==> flow/design.v <==
`timescale 1ns / 1ps
module BlockA(
	input a,
	input b,
	input c_in,
	output s,
	output g,
	output p
	);
assign s = a ^ b ^ c_in;
assign g = a & b;
assign p = a | b;
endmodule
module BlockB(
	input c_in,
	input G_ij,
	input G_jk,
	input P_ij,
	input P_jk,
	output c_pass,
	output c_out,
	output G_out,
	output P_out
	);
assign G_out = G_jk | (P_jk & G_ij);
assign P_out = P_jk & P_ij;
assign c_pass = c_in;
assign c_out = G_ij | (P_ij & c_in);
endmodule
`timescale 1ns / 1ps
module EightBitAdder(
    input [7:0] a,
    input [7:0] b,
	 input carry_in,
    output [7:0] s,
    output carry_out
    );
		wire c [0:14];
		wire g [0:14];
		wire p [0:14];
		assign c[14] = carry_in;
		assign carry_out = g[14]|(p[14]&carry_in);
		generate
		genvar i;
			for(i = 0; i<8; i = i+1)
			begin: Block_Generator
				BlockA A(
					.a(a[i]),
					.b(b[i]),
					.s(s[i]),
					.g(g[i]),
					.p(p[i]),
					.c_in(c[i])
					);
				if	(i < 7)
					BlockB B(
						.c_in(c[i+8]),
						.c_pass(c[2*i]),
						.c_out(c[2*i+1]),
						.G_ij(g[2*i]),
						.G_jk(g[2*i+1]),
						.G_out(g[i+8]),
						.P_ij(p[2*i]),
						.P_jk(p[2*i+1]),
						.P_out(p[i+8])
						);
			end
		endgenerate
endmodule
`timescale 1ns / 1ps
module AddSubCLA129Bits(
		input [128:0] a,
		input [128:0] b,
		input add_sub,
		output [128:0] s,
		output carry_out
		);
		wire c [0:254];
		wire g [0:254];
		wire p [0:254];
		wire b_add_sub [128:0];
		wire [1:0] g_con, p_con;
		wire c_con;
		assign carry_out = (g_con[1]|(p_con[1]&add_sub))^add_sub;
		generate
		genvar i;
			for(i = 0; i<129; i = i+1)
			begin: Block_Generator
				if (i < 128)
					BlockA A(
						.a(a[i]),
						.b(b_add_sub[i]),
						.s(s[i]),
						.g(g[i]),
						.p(p[i]),
						.c_in(c[i])
						);
				if	(i < 127)
					BlockB B(
						.c_in(c[i+128]),
						.c_pass(c[2*i]),
						.c_out(c[2*i+1]),
						.G_ij(g[2*i]),
						.G_jk(g[2*i+1]),
						.G_out(g[i+128]),
						.P_ij(p[2*i]),
						.P_jk(p[2*i+1]),
						.P_out(p[i+128])
						);
				assign b_add_sub[i] = b[i]^add_sub;
			end
		endgenerate
		BlockA LastBit_A(
			.a(a[128]),
			.b(b_add_sub[128]),
			.s(s[128]),
			.g(g_con[0]),
			.p(p_con[0]),
			.c_in(c_con)
			);
		BlockB B_08(
			.c_in(add_sub),
			.c_pass(c[254]),
			.c_out(c_con),
			.G_ij(g[254]),
			.G_jk(g_con[0]),
			.G_out(g_con[1]),
			.P_ij(p[254]),
			.P_jk(p_con[0]),
			.P_out(p_con[1])
			);
endmodule
`timescale 1ns / 1ps
module SequentialNonrestoringDivider128Bit(
    input [127:0] dividend_q,
    input [127:0] divisor_m,
    input clk,
	 input reset_n,
    output [127:0] quotient,
	 output [127:0] remainder,
	 output done
    );
	parameter [2:0] 	START = 3'b000,
							SHIFT = 3'b001,
							ACCUM = 3'b010,
							FIX_REMAINDER = 3'b011,
							DONE = 3'b100;
	reg [2:0] state;
	reg [7:0] count;
	reg [127:0] q_shift;
	reg [129:0] a_shift;
	reg add_sub_control;
	wire [129:0] add_sub_out;
	wire [7:0] count_plusone;
	EightBitAdder count_inc (
		.a(count),
		.b(8'b0),
		.carry_in(1'b1),
		.s(count_plusone),
		.carry_out()
		);
	wire add_sub_carry;
	AddSubCLA129Bits add_sub (
		.a(a_shift[128:0]), 
		.b({1'b0, divisor_m}), 
		.add_sub(add_sub_control), 
		.s(add_sub_out[128:0]), 
		.carry_out(add_sub_carry)
		);
	assign add_sub_out[129] = a_shift[129] ^ add_sub_carry;
	always @(posedge clk or negedge reset_n)
	begin
		if (!reset_n) 
			state <= START;
		else
		begin
			case (state)
				START: 			begin
									q_shift <= dividend_q;
									a_shift <= 130'h0;
									add_sub_control <= 1;
									count <= 8'h00;
									state <= SHIFT;
									end
				SHIFT: 			begin
									count <= count + 1;
									{a_shift, q_shift} <= {a_shift[128:0], q_shift, 1'b0};
									state <= ACCUM;
									end
				ACCUM:			begin
									a_shift <= add_sub_out[129:0];
									if (add_sub_out[129])
										begin
										add_sub_control <= 0;
										q_shift[0] <= 0;
										end
									else
										begin
										add_sub_control <= 1;
										q_shift[0] <= 1;
										end
									state <= (count == 8'b10000000)? FIX_REMAINDER : SHIFT;
									end
				FIX_REMAINDER:	begin
									if (a_shift[129])
										begin
										add_sub_control <= 0;
										a_shift <= add_sub_out[129:0];
										state <= FIX_REMAINDER;
										end
									else
										begin
										state <= DONE;
										end
									end
				DONE:				begin
									state <= DONE;
									end
			endcase
		end
	end
	assign done = state[2];
	assign quotient = q_shift;
	assign remainder = a_shift[127:0];
endmodule
* From RTL to reports: SequentialNonrestoringDivider128Bit
Tool output for the design above, in the order of the flow.
Lines are those of the file above, counted from 1.
Not given: -
- Design top :: SequentialNonrestoringDivider128Bit
- Clock port :: clk
- Standard-cell library :: sky130hd
- Timing corner :: tt_025C_1v80

* After elaboration
Source: Yosys, flattened and elaborated. Widths are those after wreduce. Registers that Yosys merges into a memory's read port (data or address) are not register bits. Print and check cells do not count. Equal cells are merged and count once.
- Register bits after elaboration :: 270
- Input bits :: 258
- Output and inout bits :: 257
- Elaborated cells :: 1324
- Add/subtract/negate cells :: 1
- Equal/unequal tests :: 6
- Muxes and demuxes :: 11
- Bitwise operators :: 1288
- Reduce/logical cells :: 11
** Operators by type and width (number)
- 130-bit parallel mux with 4-bit select :: 1
- 1-bit AND :: 514
- 1-bit XOR :: 388
- 1-bit bitwise OR :: 386
- 127-bit parallel mux with 2-bit select :: 1
- 130-bit 2-to-1 mux :: 1
- 8-bit parallel mux with 2-bit select :: 1
- 3-bit parallel mux with 5-bit select :: 1
- 8-bit by 1-bit adder with 8-bit output with constant B :: 1
- 8-bit equality test with constant B :: 1
- 2-bit AND reduction :: 3
- 3-bit by 2-bit equality test with 1-bit output with constant B :: 2
- 3-bit AND reduction :: 2
- 3-bit nonzero test :: 2
- 1-bit parallel mux with 3-bit select :: 2
- 5-bit nonzero test :: 1
- 4-bit nonzero test :: 1
- 3-bit by 1-bit equality test with 1-bit output with constant B :: 1
- 3-bit equality test with constant B :: 1
- 3-bit zero test :: 1
- 3-bit 2-to-1 mux :: 1
- 2-bit != test with constant B :: 1
- 2-bit nonzero test :: 1
- 2-bit 2-to-1 mux :: 1
- 1-bit 2-to-1 mux :: 2

* Longest topological paths
Longest topological path by Yosys (ltp), each cell counted once; first at word level (registers and memories cut), then after technology mapping (sequential cells cut; the memories' decode and read muxes count).
- Word-level depth :: 30
- ABC_AREA :: 1
- Mapped depth :: 30
- Gate-level depth less buffers :: 28

* Mapped cells and area
The flow's flattened synthesis, as Yosys stat reports it; memories are mapped. The netlist is that of the ABC_AREA named above (0 if unset); the other value can give another one.
- Cell count :: 2346
- Synthesis area :: 21573.2 µm²
- Sequential area :: 8092.8 µm²
- Flip-flops :: 270
- Buffers :: 199
** Cells by type
- sky130_fd_sc_hd__edfxtp_1 :: number 267, area in all 8017.69 µm²
- sky130_fd_sc_hd__ha_1 :: number 261, area in all 3.27E+03 µm²
- sky130_fd_sc_hd__nand2_1 :: number 535, area in all 2.01E+03 µm²
- sky130_fd_sc_hd__inv_1 :: number 393, area in all 1.48E+03 µm²
- sky130_fd_sc_hd__xnor2_1 :: number 153, area in all 1.34E+03 µm²
- sky130_fd_sc_hd__fa_1 :: number 63, area in all 1261.21 µm²
- sky130_fd_sc_hd__buf_4 :: number 128, area in all 960.922 µm²
- sky130_fd_sc_hd__o22ai_1 :: number 93, area in all 581.808 µm²
- sky130_fd_sc_hd__xor2_1 :: number 43, area in all 376.611 µm²
- sky130_fd_sc_hd__a21oi_1 :: number 50, area in all 250.24 µm²
- sky130_fd_sc_hd__nor2_1 :: number 61, area in all 228.97 µm²
- sky130_fd_sc_hd__nand3_1 :: number 45, area in all 225.216 µm²
- sky130_fd_sc_hd__o21ai_0 :: number 42, area in all 210.202 µm²
- sky130_fd_sc_hd__clkbuf_1 :: number 50, area in all 187.68 µm²
- sky130_fd_sc_hd__a21o_1 :: number 16, area in all 120.115 µm²
- sky130_fd_sc_hd__nor2_2 :: number 19, area in all 118.864 µm²
- sky130_fd_sc_hd__o21bai_1 :: number 14, area in all 105.101 µm²
- sky130_fd_sc_hd__a31oi_1 :: number 15, area in all 93.84 µm²
Other cell types: 27; their cells: 98.

* Path before layout
Source: OpenSTA report_checks on the synthesized netlist (no wires, ideal clock, input and output delay 20% of the period each), path of least setup slack; recovery checks are left aside. Register names are those of the netlist, which keeps one name where synthesis merged equal registers.
- Path type :: input to register
- Start :: in reset_n
- End :: reg a_shift[0]
- Period :: 5500 ps
- External input delay :: 1100 ps
- Library setup time :: 660 ps
- Launch time at the first pin :: 1100 ps
- Arrival :: 7439 ps
- Data required time :: 4840 ps
- Path slack :: -2599 ps
- Delay of the path :: 6999 ps
- Stages :: 2
- Buffers on the path :: 0
- Synthesis period reached :: 8099 ps
"delay of the path" = arrival - input delay + setup time.
"stages" counts driving pins, that of a launching flip-flop among them; a cell with two outputs on the path counts twice.
"synthesis period reached" = period - worst setup slack (recovery checks aside). The figure is calculated, with input and output delays left at 20% of the set period.
The rows between start and end are the longest chain of elaborated cells between them; the timing report does not say that the signal goes this way. Where chains are equally long, one stands for them.
Each line given opens the expression or statement behind the cell; cells for indexed reads and writes are added by Yosys, which also makes memories of some case tables.
At most two assigning lines are given for a register; there are more.
- Path through :: sky130_fd_sc_hd__nand2_1 -> sky130_fd_sc_hd__a21oi_1
- Length of the longest elaborated chain :: 1
- Elaborated cells between the ends (all ways) :: 1
- Source lines of those cells :: 0
- Those cells by class :: 1 x reduce/logical
** RTL lines, path post-synthesis
- start, declared :: line 138 : input reset_n,
- 3-bit AND reduction
- end, assigned :: line 191 : a_shift <= add_sub_out[129:0];
- end, assigned :: line 208 : a_shift <= add_sub_out[129:0];
- end, declared :: line 151 : reg [129:0] a_shift;

* Timing after layout
From the final timing report of entry A: the path of least setup slack in the routed layout; clock arrival at registers is part of the times.
The report prints the path's times to 10 ps; the period is as set.
- Path type :: input to register
- Start :: in divisor_m[3]
- End :: reg a_shift[127]
- Period :: 6020 ps
- External input delay :: 1200 ps
- Library setup time :: 230 ps
- Launch time at the first pin :: 1200 ps
- Arrival :: 4690 ps
- Data required time :: 6360 ps
- Path slack :: 1670 ps
- Stages :: 25
- Buffers on the path :: 1
The rows between start and end are the longest chain of elaborated cells between them; the timing report does not say that the signal goes this way. Where chains are equally long, one stands for them.
At most two assigning lines are given for a register; there are more.
- Path through :: sky130_fd_sc_hd__clkdlybuf4s50_1 -> sky130_fd_sc_hd__xor2_1 -> sky130_fd_sc_hd__inv_1 -> sky130_fd_sc_hd__ha_1 -> sky130_fd_sc_hd__nor2_1 -> sky130_fd_sc_hd__nand3_1 -> sky130_fd_sc_hd__nor2_1 -> sky130_fd_sc_hd__nand2_1 -> sky130_fd_sc_hd__nor2_2 -> sky130_fd_sc_hd__nand2_1 -> sky130_fd_sc_hd__nand3_2 -> sky130_fd_sc_hd__nor2_2 -> sky130_fd_sc_hd__nand2_4 -> sky130_fd_sc_hd__nand2_4 -> sky130_fd_sc_hd__nand2_8 -> sky130_fd_sc_hd__nand2_4 -> sky130_fd_sc_hd__nand2_4 -> sky130_fd_sc_hd__nand2_4 -> sky130_fd_sc_hd__nand2_4 -> sky130_fd_sc_hd__nand2_2 -> sky130_fd_sc_hd__nand2_2 -> sky130_fd_sc_hd__a21oi_2 -> sky130_fd_sc_hd__fa_1 -> sky130_fd_sc_hd__xor2_1 -> sky130_fd_sc_hd__o22ai_1
- Length of the longest elaborated chain :: 29
- Elaborated cells between the ends (all ways) :: 38
- Source lines of those cells :: 9
- Those cells by class :: 2 x mux; 36 x logic
** RTL lines, path post-layout
- start, declared :: line 136 : input [127:0] divisor_m,
- 1-bit XOR :: line 110 : assign b_add_sub[i] = b[i]^add_sub;
- 1-bit bitwise OR :: line 12 : assign p = a | b;
- 1-bit AND :: line 25 : assign G_out = G_jk | (P_jk & G_ij);
- 1-bit bitwise OR (2 in a row) :: line 25
- 1-bit AND :: line 25
- 1-bit bitwise OR :: line 25
- 1-bit AND :: line 25
- (+14 left out)
- 1-bit AND :: line 28 : assign c_out = G_ij | (P_ij & c_in);
- 1-bit bitwise OR :: line 28
- 1-bit AND :: line 28
- 1-bit bitwise OR :: line 28
- 1-bit XOR :: line 10 : assign s = a ^ b ^ c_in;
- 130-bit 2-to-1 mux :: line 205 : if (a_shift[129])
- 130-bit parallel mux with 4-bit select :: line 177 : case (state)
- end, assigned :: line 191 : a_shift <= add_sub_out[129:0];
- end, assigned :: line 208 : a_shift <= add_sub_out[129:0];
- end, declared :: line 151 : reg [129:0] a_shift;

Hand-over note for SequentialNonrestoringDivider128Bit

SequentialNonrestoringDivider128Bit through Yosys and OpenROAD on sky130hd: 6 stored runs, unordered, with their settings and measured results. The constraints put input and output delay at 20% of the set period each and load the outputs with 0.01 pF.
By "period reached" is meant the clock period of the run minus its worst setup slack. This is arithmetic on one report: input and output delays are still those of the set period (20% each).
"worst path time" means the part of the period allowed to the worst setup path (the constraints hold back 20% at inputs and 20% at outputs) less its slack; where the path has registers, the arrival times of their clocks count too.
By "power" is meant OpenSTA's value without simulated activity: inputs other than the clock are taken to toggle once in ten clock periods, and the tool carries that through the logic.
"worst path time" is known to 10 ps.

** Entry A
- Settings :: ABC_AREA=1; CELL_PAD_IN_SITES_DETAIL_PLACEMENT=1; CELL_PAD_IN_SITES_GLOBAL_PLACEMENT=2; CORE_MARGIN=7; CORE_UTILIZATION=44; CTS_CLUSTER_DIAMETER=263; CTS_CLUSTER_SIZE=68; HOLD_SLACK_MARGIN=0.07; MAX_ROUTING_LAYER=met4; PLACE_DENSITY=0.64; SLEW_MARGIN=25; TNS_END_PERCENT=60; period_ns=6.02; CAP_MARGIN=20
- Worst path time :: 3140 ps
- Kind of the worst setup path :: input to register
- Netlist area reported by Yosys :: 21573.2 µm²
- Period reached :: 4347 ps
- Setup slack of the critical path :: 1673 ps
- Die footprint :: 55424.9 µm²
- Power :: 4051 uW
- Standard-cell area of the final layout :: 26659.3 µm²

** Entry B
- Settings :: CAP_MARGIN=25; CELL_PAD_IN_SITES_GLOBAL_PLACEMENT=1; CORE_ASPECT_RATIO=1.46; CORE_MARGIN=9; CORE_UTILIZATION=49; CTS_CLUSTER_DIAMETER=217; GPL_ROUTABILITY_DRIVEN=0; HOLD_SLACK_MARGIN=0.02; PLACE_DENSITY=0.84; TNS_END_PERCENT=55; period_ns=4.09; SLEW_MARGIN=20
- Worst path time :: 4590 ps
- Kind of the worst setup path :: register to register
- Netlist area reported by Yosys :: 21356.7 µm²
- Period reached :: 4593 ps
- Setup slack of the critical path :: -503 ps
- Die footprint :: 51559.2 µm²
- Power :: 7037 uW
- Standard-cell area of the final layout :: 31634.1 µm²

** Entry C
- Settings :: ABC_AREA=1; CELL_PAD_IN_SITES_DETAIL_PLACEMENT=1; CELL_PAD_IN_SITES_GLOBAL_PLACEMENT=1; CORE_MARGIN=7; CORE_UTILIZATION=23; CTS_CLUSTER_DIAMETER=263; CTS_CLUSTER_SIZE=68; HOLD_SLACK_MARGIN=0.07; MAX_ROUTING_LAYER=met5; PLACE_DENSITY=0.64; SLEW_MARGIN=25; TNS_END_PERCENT=60; period_ns=6.02; CAP_MARGIN=20
- Worst path time :: 4500 ps
- Kind of the worst setup path :: register to register
- Netlist area reported by Yosys :: 21573.2 µm²
- Period reached :: 4500 ps
- Setup slack of the critical path :: 1520 ps
- Die footprint :: 102566.0 µm²
- Power :: 4190 uW
- Standard-cell area of the final layout :: 27520.1 µm²

** Entry D
- Settings :: ABC_AREA=1; CELL_PAD_IN_SITES_DETAIL_PLACEMENT=1; CELL_PAD_IN_SITES_GLOBAL_PLACEMENT=2; CORE_MARGIN=7; CORE_UTILIZATION=44; CTS_CLUSTER_DIAMETER=263; CTS_CLUSTER_SIZE=68; HOLD_SLACK_MARGIN=0.07; MAX_ROUTING_LAYER=met5; MIN_ROUTING_LAYER=met2; PLACE_DENSITY=0.64; SLEW_MARGIN=25; TNS_END_PERCENT=60; period_ns=6.02; CAP_MARGIN=20
- Worst path time :: 3230 ps
- Kind of the worst setup path :: input to register
- Netlist area reported by Yosys :: 21573.2 µm²
- Period reached :: 4432 ps
- Setup slack of the critical path :: 1588 ps
- Die footprint :: 55424.9 µm²
- Power :: 4107 uW
- Standard-cell area of the final layout :: 26684.3 µm²

** Entry E
- Settings :: CELL_PAD_IN_SITES_DETAIL_PLACEMENT=1; CORE_UTILIZATION=40; CTS_CLUSTER_DIAMETER=37; CTS_CLUSTER_SIZE=53; MIN_ROUTING_LAYER=met2; TNS_END_PERCENT=50; period_ns=4.89; CAP_MARGIN=20; CORE_MARGIN=2; SLEW_MARGIN=20
- Worst path time :: 3940 ps
- Kind of the worst setup path :: input to register
- Netlist area reported by Yosys :: 21356.7 µm²
- Period reached :: 4916 ps
- Setup slack of the critical path :: -26 ps
- Die footprint :: 55255.6 µm²
- Power :: 7984 uW
- Standard-cell area of the final layout :: 30516.8 µm²

** Entry F
- Settings :: CELL_PAD_IN_SITES_DETAIL_PLACEMENT=2; CORE_UTILIZATION=54; CTS_CLUSTER_DIAMETER=171; MIN_ROUTING_LAYER=met1; PLACE_DENSITY_LB_ADDON=0.0; period_ns=3.1; CAP_MARGIN=20; CORE_MARGIN=2; SLEW_MARGIN=20
- Outcome :: did not finish, placement stopped with DPL-0033

End of note.
